==> flow/design.v <==
`timescale 1ns / 1ps
module button_debounce (
    input clk,        
    input rst,        
    input button_in,  
    output reg button_out  
);
    parameter integer DEBOUNCE_TIME = 200; 
    reg [19:0] counter;
    reg button_state;
    always @(posedge clk or posedge rst) begin
        if (rst) begin
            counter <= 0;
            button_state <= 0;
            button_out <= 0;
        end else begin
            if (button_in != button_state) begin
                counter <= counter + 1;
                if (counter >= DEBOUNCE_TIME) begin
                    button_state <= button_in;
                    button_out <= button_in;
                    counter <= 0;
                end
            end else begin
                counter <= 0;
            end
        end
    end
endmodule
`timescale 1ns / 1ps
module operatorremainder(
    input [35:0] n,
    output reg is_multiple
);
	parameter DIVISOR = 20000;
	reg [35:0] temp;
	reg [35:0] quotient;
	reg [35:0] remainder;
	integer i;
	always @(*) begin
        temp = n;
        quotient = 0;
        remainder = 0;
        for (i = 35; i >= 0; i = i - 1) begin
            quotient = (quotient << 1) | (temp[i] ? 1'b1 : 1'b0);
            if (quotient >= DIVISOR) begin
                quotient = quotient - DIVISOR;
                remainder = (remainder << 1) | 1'b1;
            end else begin
                remainder = (remainder << 1);
            end
        end
        is_multiple = (quotient == 0);
    end
endmodule
`timescale 1ns / 1ps
module ClockTest(
	input clk,
	input rst,
	input btn,
	output reg [6:0] seg,  
	output reg [3:0] an,
	output reg buttons_pressed, 
	output reg buttons_released 
);
	wire is_divisible;  
   reg [7:0] counter;  
   reg [35:0] cnt;	 
   wire buttons_out;
	reg buttons_out_prev;
   wire [6:0] segments [15:0];  
	reg [3:0] ones;  
   reg [3:0] tens;  
	reg [3:0] s_ones;  
	reg [3:0] s_tens;  
   reg [6:0] refresh_counter;  
   reg refresh_flag;	 
   reg [7:0] clk_display;  
      assign segments[0] = 7'b1000000;   
      assign segments[1] = 7'b1111001;   
      assign segments[2] = 7'b0100100;   
      assign segments[3] = 7'b0110000;   
      assign segments[4] = 7'b0011001;   
      assign segments[5] = 7'b0010010;   
      assign segments[6] = 7'b0000010;   
      assign segments[7] = 7'b1111000;   
      assign segments[8] = 7'b0000000;   
      assign segments[9] = 7'b0010000;   
      assign segments[10] = 7'b0001000;  
      assign segments[11] = 7'b0000011;  
      assign segments[12] = 7'b1000110;  
      assign segments[13] = 7'b0100001;  
      assign segments[14] = 7'b0000110;  
      assign segments[15] = 7'b0001110;  
   button_debounce debounce (
		.clk(clk),
		.rst(rst),
		.button_in(btn),
		.button_out(buttons_out)
   );
   operatorremainder remainder (
        .n(cnt),
        .is_multiple(is_divisible)
    );
   always @ (posedge clk or posedge rst) begin
      if (rst) begin  
         cnt <= 0;
         counter <= 0;
			ones <= 0;
			tens <= 0;
			s_ones <= 0;
			s_tens <= 0;
			clk_display <= 0;
			buttons_out_prev <= 0;
			buttons_pressed <= 0;
			buttons_released <= 0;
      end else begin
			if(cnt == 1_200_000 -1) begin 
				cnt <= 0;
				ones <= 0;
				tens <= 0;
				s_ones <= 0;
				s_tens <= 0;
				clk_display <= 0;
			end else begin
			if (is_divisible) begin 
				if(clk_display == 60) begin
					s_ones <= 0;
					s_tens <= 0;
				end else begin
					clk_display <= clk_display+1;
					if(s_ones == 9) begin
						s_ones <= 0;
						s_tens <= s_tens + 1;
					end else begin
						s_ones <= s_ones + 1;
					end
				end
			end
			buttons_out_prev <= buttons_out;
			buttons_pressed <= (buttons_out & ~buttons_out_prev);	  
			buttons_released <= (~buttons_out & buttons_out_prev);  
			if (buttons_pressed) begin
				if (ones == 9) begin
					ones <= 0;
					if (tens == 9) begin
						tens <= 0;
					end else begin
						tens <= tens + 1;
					end
				end else begin
				ones <= ones + 1;
				end
			end
			cnt <= cnt + 1;
         end   
      end
   end
	always @(posedge clk or posedge rst) begin
		if (rst) begin
			refresh_counter <= 0;
			refresh_flag <= 0;
		end else begin
		refresh_counter <= refresh_counter + 1;
		if (refresh_counter == 250) begin   
			refresh_counter <= 0;
			refresh_flag <= ~refresh_flag;
		end
		end
	end
	always @(posedge clk or posedge rst) begin
		if (rst) begin
			seg <= 7'b1111111;
			an <= 4'b1111;
		end else
		case (refresh_counter[6:5])
			2'b00: begin
				seg <= segments[ones];
				an <= 4'b1110; 
			end
			2'b01: begin
				seg <= segments[tens];
				an <= 4'b1101; 
			end
				2'b10: begin
				seg <= segments[s_ones];
				an <= 4'b1011; 
			end
				2'b11: begin
				seg <= segments[s_tens];
				an <= 4'b0111; 
			end
		endcase
end
endmodule
# Reports on ClockTest
# Tool output for the design above, in the order of the flow.
# Line numbers count from 1 in the design file above.
# Operators carry their Yosys type and port widths (W data, S select, Z words).
# Library cell names are shortened.
# A cell with -- has no value.
# inputs
top	ClockTest
clock_port	clk
lib	sky130hd
pvt_corner	tt_025C_1v80

# Word-level counts
# Yosys after proc, flatten, opt, wreduce and memory -nomap, before mapping. Memory bits, and registers merged into a memory's read port (data or address), are not among the register bits. Print and check cells are not counted. Equal cells are merged and count once.
# word_totals
regBits	102
word_cells	314
in_bits	3
# op_classes
mux	99
reduce_logical	14
n_eq	67
add_sub_neg	44
n_cmp	37
bitwise	39
# op_table
cell	n
$or A36 B1 Y36	35
$ge A36 B15 Y1 const B	35
$mux W35	35
$sub A35 B15 Y35 const B	34
$pmux W7 S16	4
$eq A4 B4 Y1 const B	32
$mux W36	2
$eq A4 B3 Y1 const B	16
$mux W4	15
$mux W20	2
$add A36 B1 Y36 const B	1
$sub A36 B15 Y36 const B	1
$eq A36 B21 Y1 const B	1
$logic_not A36 Y1	1
$mux W1	36
$eq A4 B2 Y1 const B	8
$pmux W7 S4	1
$mux W8	3
$add A20 B1 Y20 const B	1
$ge A20 B8 Y1 const B	1
$sub A1 B15 Y16 const B	1
$add A4 B1 Y4 const B	4
$eq A4 B1 Y1 const B	4
$logic_not A4 Y1	4
$pmux W4 S4	1
$ge A1 B15 Y1 const B	1
$reduce_and A2 Y1	4
$add A8 B1 Y8 const B	1
# Not listed: further kinds 11, cells in them 16.

# Logic depth
# Longest topological path by Yosys (ltp), each cell counted once; first at word level (registers and memories cut), then after technology mapping (sequential cells cut; the memories' decode and read muxes count).
# logic_depth
word_depth	111
abc_area	1
depth_mapped	208
depth_no_buf	201

# Synthesis result
# Source: synth_stat.txt of the flow (Yosys; design flattened, memories mapped). It holds for the ABC_AREA given above (unset counts as 0); a run with the other value may have another netlist.
# The area totals of this step are shown rounded.
# by_type
cell	n	area_total_um2
nand2_1	1562	5.86E+03
nand2_4	330	3.72E+03
nand2_2	445	2783.92
nand3_1	545	2.73E+03
inv_1	610	2.29E+03
dfrtp_1	91	2.28E+03
nor2_1	540	2.03E+03
nand4_1	209	1.31E+03
nor2_4	109	1.23E+03
nand3_4	68	1.19E+03
nand3_2	118	1.18E+03
nor2_2	172	1.08E+03
xor2_1	103	902.115
inv_2	122	457.939
ha_1	36	450.432
nor2_8	20	400.384
buf_12	19	380.365
buf_6	32	360.346
# Not listed: further types 70, cells in them 530.
# synth_totals
ffs	102
cells	5661
mapped_area_um2	35000
sequential_area_um2	2600
n_buf	102

# Worst setup path after synthesis
# OpenSTA on the mapped netlist: ideal clock, no wires. The path of least setup slack (recovery checks aside). Input and output delay are each 20% of the period. Register names are those of the netlist, which keeps one name where synthesis merged equal registers.
# synth_path
kind	register -> register
start	register cnt[31]
end	register clk_display[5]
path_stages	178
arrival_ns	19.825
tclk_ns	50.0
path_slack_ns	30.056
required_time_ns	49.882
n_path_buf	16
setup_ns	0.118
launch_ns	0.000
delay_ns	19.943
synth_period_reached_ns	19.944
# "delay_ns" = arrival - input delay + setup time.
# "path_stages": output pins that drive a net of the path, with the launching flip-flop's if there is one; two outputs of one cell count as two.
# "synth_period_reached_ns" = period - worst setup slack (recovery checks aside). The figure is calculated, with input and output delays left at 20% of the set period.
# The rows between start and end are the longest chain of elaborated cells between them; the timing report does not say that the signal goes this way. Where chains are equally long, one stands for them.
# A line is the first line of the expression or statement that the cell stems from. Yosys adds cells for indexed reads and writes and turns some case tables into memories.
# A register here has more assigning lines than the two given.
# synth_between
path_cell_list	dfrtp_1 -> nand2_2 -> nor2_2 -> nand2_2 -> nand2_4 -> ha_1 -> inv_1 -> nand2_4 -> nand2_4 -> nand3_1 -> nor2_1 -> nand3_4 -> nand3_2 -> buf_12 -> nand2_4 -> nand2_4 -> ha_1 -> nand3_1 -> (+142 left out) -> nand3_2 -> nand2_2 -> inv_2 -> nand2_2 -> nand3_2 -> buf_6 -> buf_8 -> nand2_2 -> nand2_1 -> nor2_1 -> nand2_1 -> nor2_2 -> nand3_2 -> nand2_4 -> buf_12 -> nand2_4 -> nand2_1 -> nand2_1
elab_chain_len	100
cone_cells	136
cone_lines	6
classes_between	add/sub (32); compare (32); eq/ne (2); mux (35); logic (32); reduce/logical (3)
# synth_rtl
item	line	source
from (decl)	68	reg [35:0] cnt;
from (assign)	107	cnt <= 0;
from (assign)	155	cnt <= cnt + 1;
$mux W1	45	quotient = (quotient << 1) | (temp[i] ? 1'b1 : 1'b0);
$or A36 B1 Y36	45
$sub A35 B15 Y35	47	quotient = quotient - DIVISOR;
$mux W35	46	if (quotient >= DIVISOR) begin
$or A36 B1 Y36	45
$ge A36 B15 Y1	46
$mux W35	46
(+86 left out)	--
$mux W35	46
$or A36 B1 Y36	45
$ge A36 B15 Y1	46
$mux W36	46
$logic_not A36 Y1	53	is_multiple = (quotient == 0);
$mux W8	126	if (is_divisible) begin
$mux W8	118	if(cnt == 1_200_000 -1) begin
to (assign)	113	clk_display <= 0;
to (assign)	131	clk_display <= clk_display+1;
to (decl)	78	reg [7:0] clk_display;

# Worst path after layout
# From the final timing report of job 1: the path of least setup slack in the routed layout; clock arrival at registers is part of the times.
# layout_path
kind	register -> register
start	register cnt[26]
end	register clk_display[7]
arrival_ns	32.53
setup_ns	0.11
required_time_ns	50.27
path_stages	156
path_slack_ns	17.74
n_path_buf	0
tclk_ns	50.0
launch_ns	0.39
# The rows between start and end are the longest chain of elaborated cells between them; the timing report does not say that the signal goes this way. Where chains are equally long, one stands for them.
# A register here has more assigning lines than the two given.
# layout_between
path_cell_list	dfrtp_1 -> inv_1 -> ha_1 -> nand3_1 -> nand2_1 -> nand2_1 -> nand2_8 -> nand2_4 -> nand2_2 -> nor2_2 -> nor2_2 -> nor2_4 -> nand3_2 -> o21ai_1 -> inv_1 -> nand3_1 -> nor2_4 -> nand2_4 -> (+120 left out) -> nor2_8 -> nand3_4 -> nand3_2 -> nand2_4 -> nor2_4 -> inv_2 -> nor2_2 -> nand3_2 -> o21ai_1 -> nand2_1 -> nor2_1 -> nand2_1 -> nor2_2 -> nand3_2 -> nand2_4 -> nand2_4 -> nand2_1 -> nand2_1
elab_chain_len	85
cone_cells	116
cone_lines	6
classes_between	add/sub (27); compare (27); eq/ne (2); mux (30); logic (27); reduce/logical (3)
# layout_rtl
item	line	source
from (decl)	68	reg [35:0] cnt;
from (assign)	107	cnt <= 0;
from (assign)	155	cnt <= cnt + 1;
$mux W1	45	quotient = (quotient << 1) | (temp[i] ? 1'b1 : 1'b0);
$or A36 B1 Y36	45
$sub A35 B15 Y35	47	quotient = quotient - DIVISOR;
$mux W35	46	if (quotient >= DIVISOR) begin
$or A36 B1 Y36	45
$ge A36 B15 Y1	46
$mux W35	46
(+71 left out)	--
$mux W35	46
$or A36 B1 Y36	45
$ge A36 B15 Y1	46
$mux W36	46
$logic_not A36 Y1	53	is_multiple = (quotient == 0);
$mux W8	126	if (is_divisible) begin
$mux W8	118	if(cnt == 1_200_000 -1) begin
to (assign)	113	clk_display <= 0;
to (assign)	131	clk_display <= clk_display+1;
to (decl)	78	reg [7:0] clk_display;

# Record of 5 stored runs of the RTL-to-layout flow on ClockTest, platform sky130hd. The runs are unordered. Constraints: input delay and output delay 20% of the set period each, output load 0.01 pF.
# By "clock_period_reached_ns" is meant the clock period of the run minus its worst setup slack. This is arithmetic on one report: input and output delays are still those of the set period (20% each).
# By "total_power_uw" is meant OpenSTA's value without simulated activity: inputs other than the clock are taken to toggle once in ten clock periods, and the tool carries that through the logic.
# The measured numbers are rounded.
# Settings: . = not set for that run.
# Among the results, . means that no value is shown for the run.
run	ABC_AREA	CAP_MARGIN	CELL_PAD_IN_SITES_DETAIL_PLACEMENT	CORE_ASPECT_RATIO	CORE_MARGIN	CORE_UTILIZATION	CTS_CLUSTER_DIAMETER	CTS_CLUSTER_SIZE	GPL_ROUTABILITY_DRIVEN	HOLD_SLACK_MARGIN	MAX_ROUTING_LAYER	PLACE_DENSITY_LB_ADDON	SETUP_SLACK_MARGIN	SLEW_MARGIN	TNS_END_PERCENT	period_ns	MIN_ROUTING_LAYER	CELL_PAD_IN_SITES_GLOBAL_PLACEMENT	GPL_TIMING_DRIVEN	die_um2	ws_setup_ns	total_power_uw	layout_utilization_pct	post_synth_area_um2	timing.setup.tns_ns	clock_period_reached_ns
job 1	1	30	1	0.53	10	40	236	69	0	0.08	met4	0.27	5.0	5	10	50	.	.	.	100000	18	190	41	35000	0.000	32.258
job 2	.	20	.	1.87	5	48	103	26	0	-0.03	met4	0.12	1.53	20	5	25.4	met1	.	.	68000	-6.1	410	77	30000	-95	31.504
job 3	1	0	0	.	3	64	111	24	0	0.19	met5	0.11	5.0	20	40	55.3	.	2	0	.	.	.	.	.	.	.
job 4	1	0	0	.	2	62	.	.	0	.	.	0.23	5.0	20	.	36.9	met1	.	0	58000	12	250	66	35000	0.000	24.774
job 5	.	30	1	0.53	2	40	.	.	0	0.08	.	0.27	5.0	20	90	50	.	.	.	78000	6.4	210	42	30000	0.000	43.633
# Job 3: stopped before the end: placement reported FLW-0024
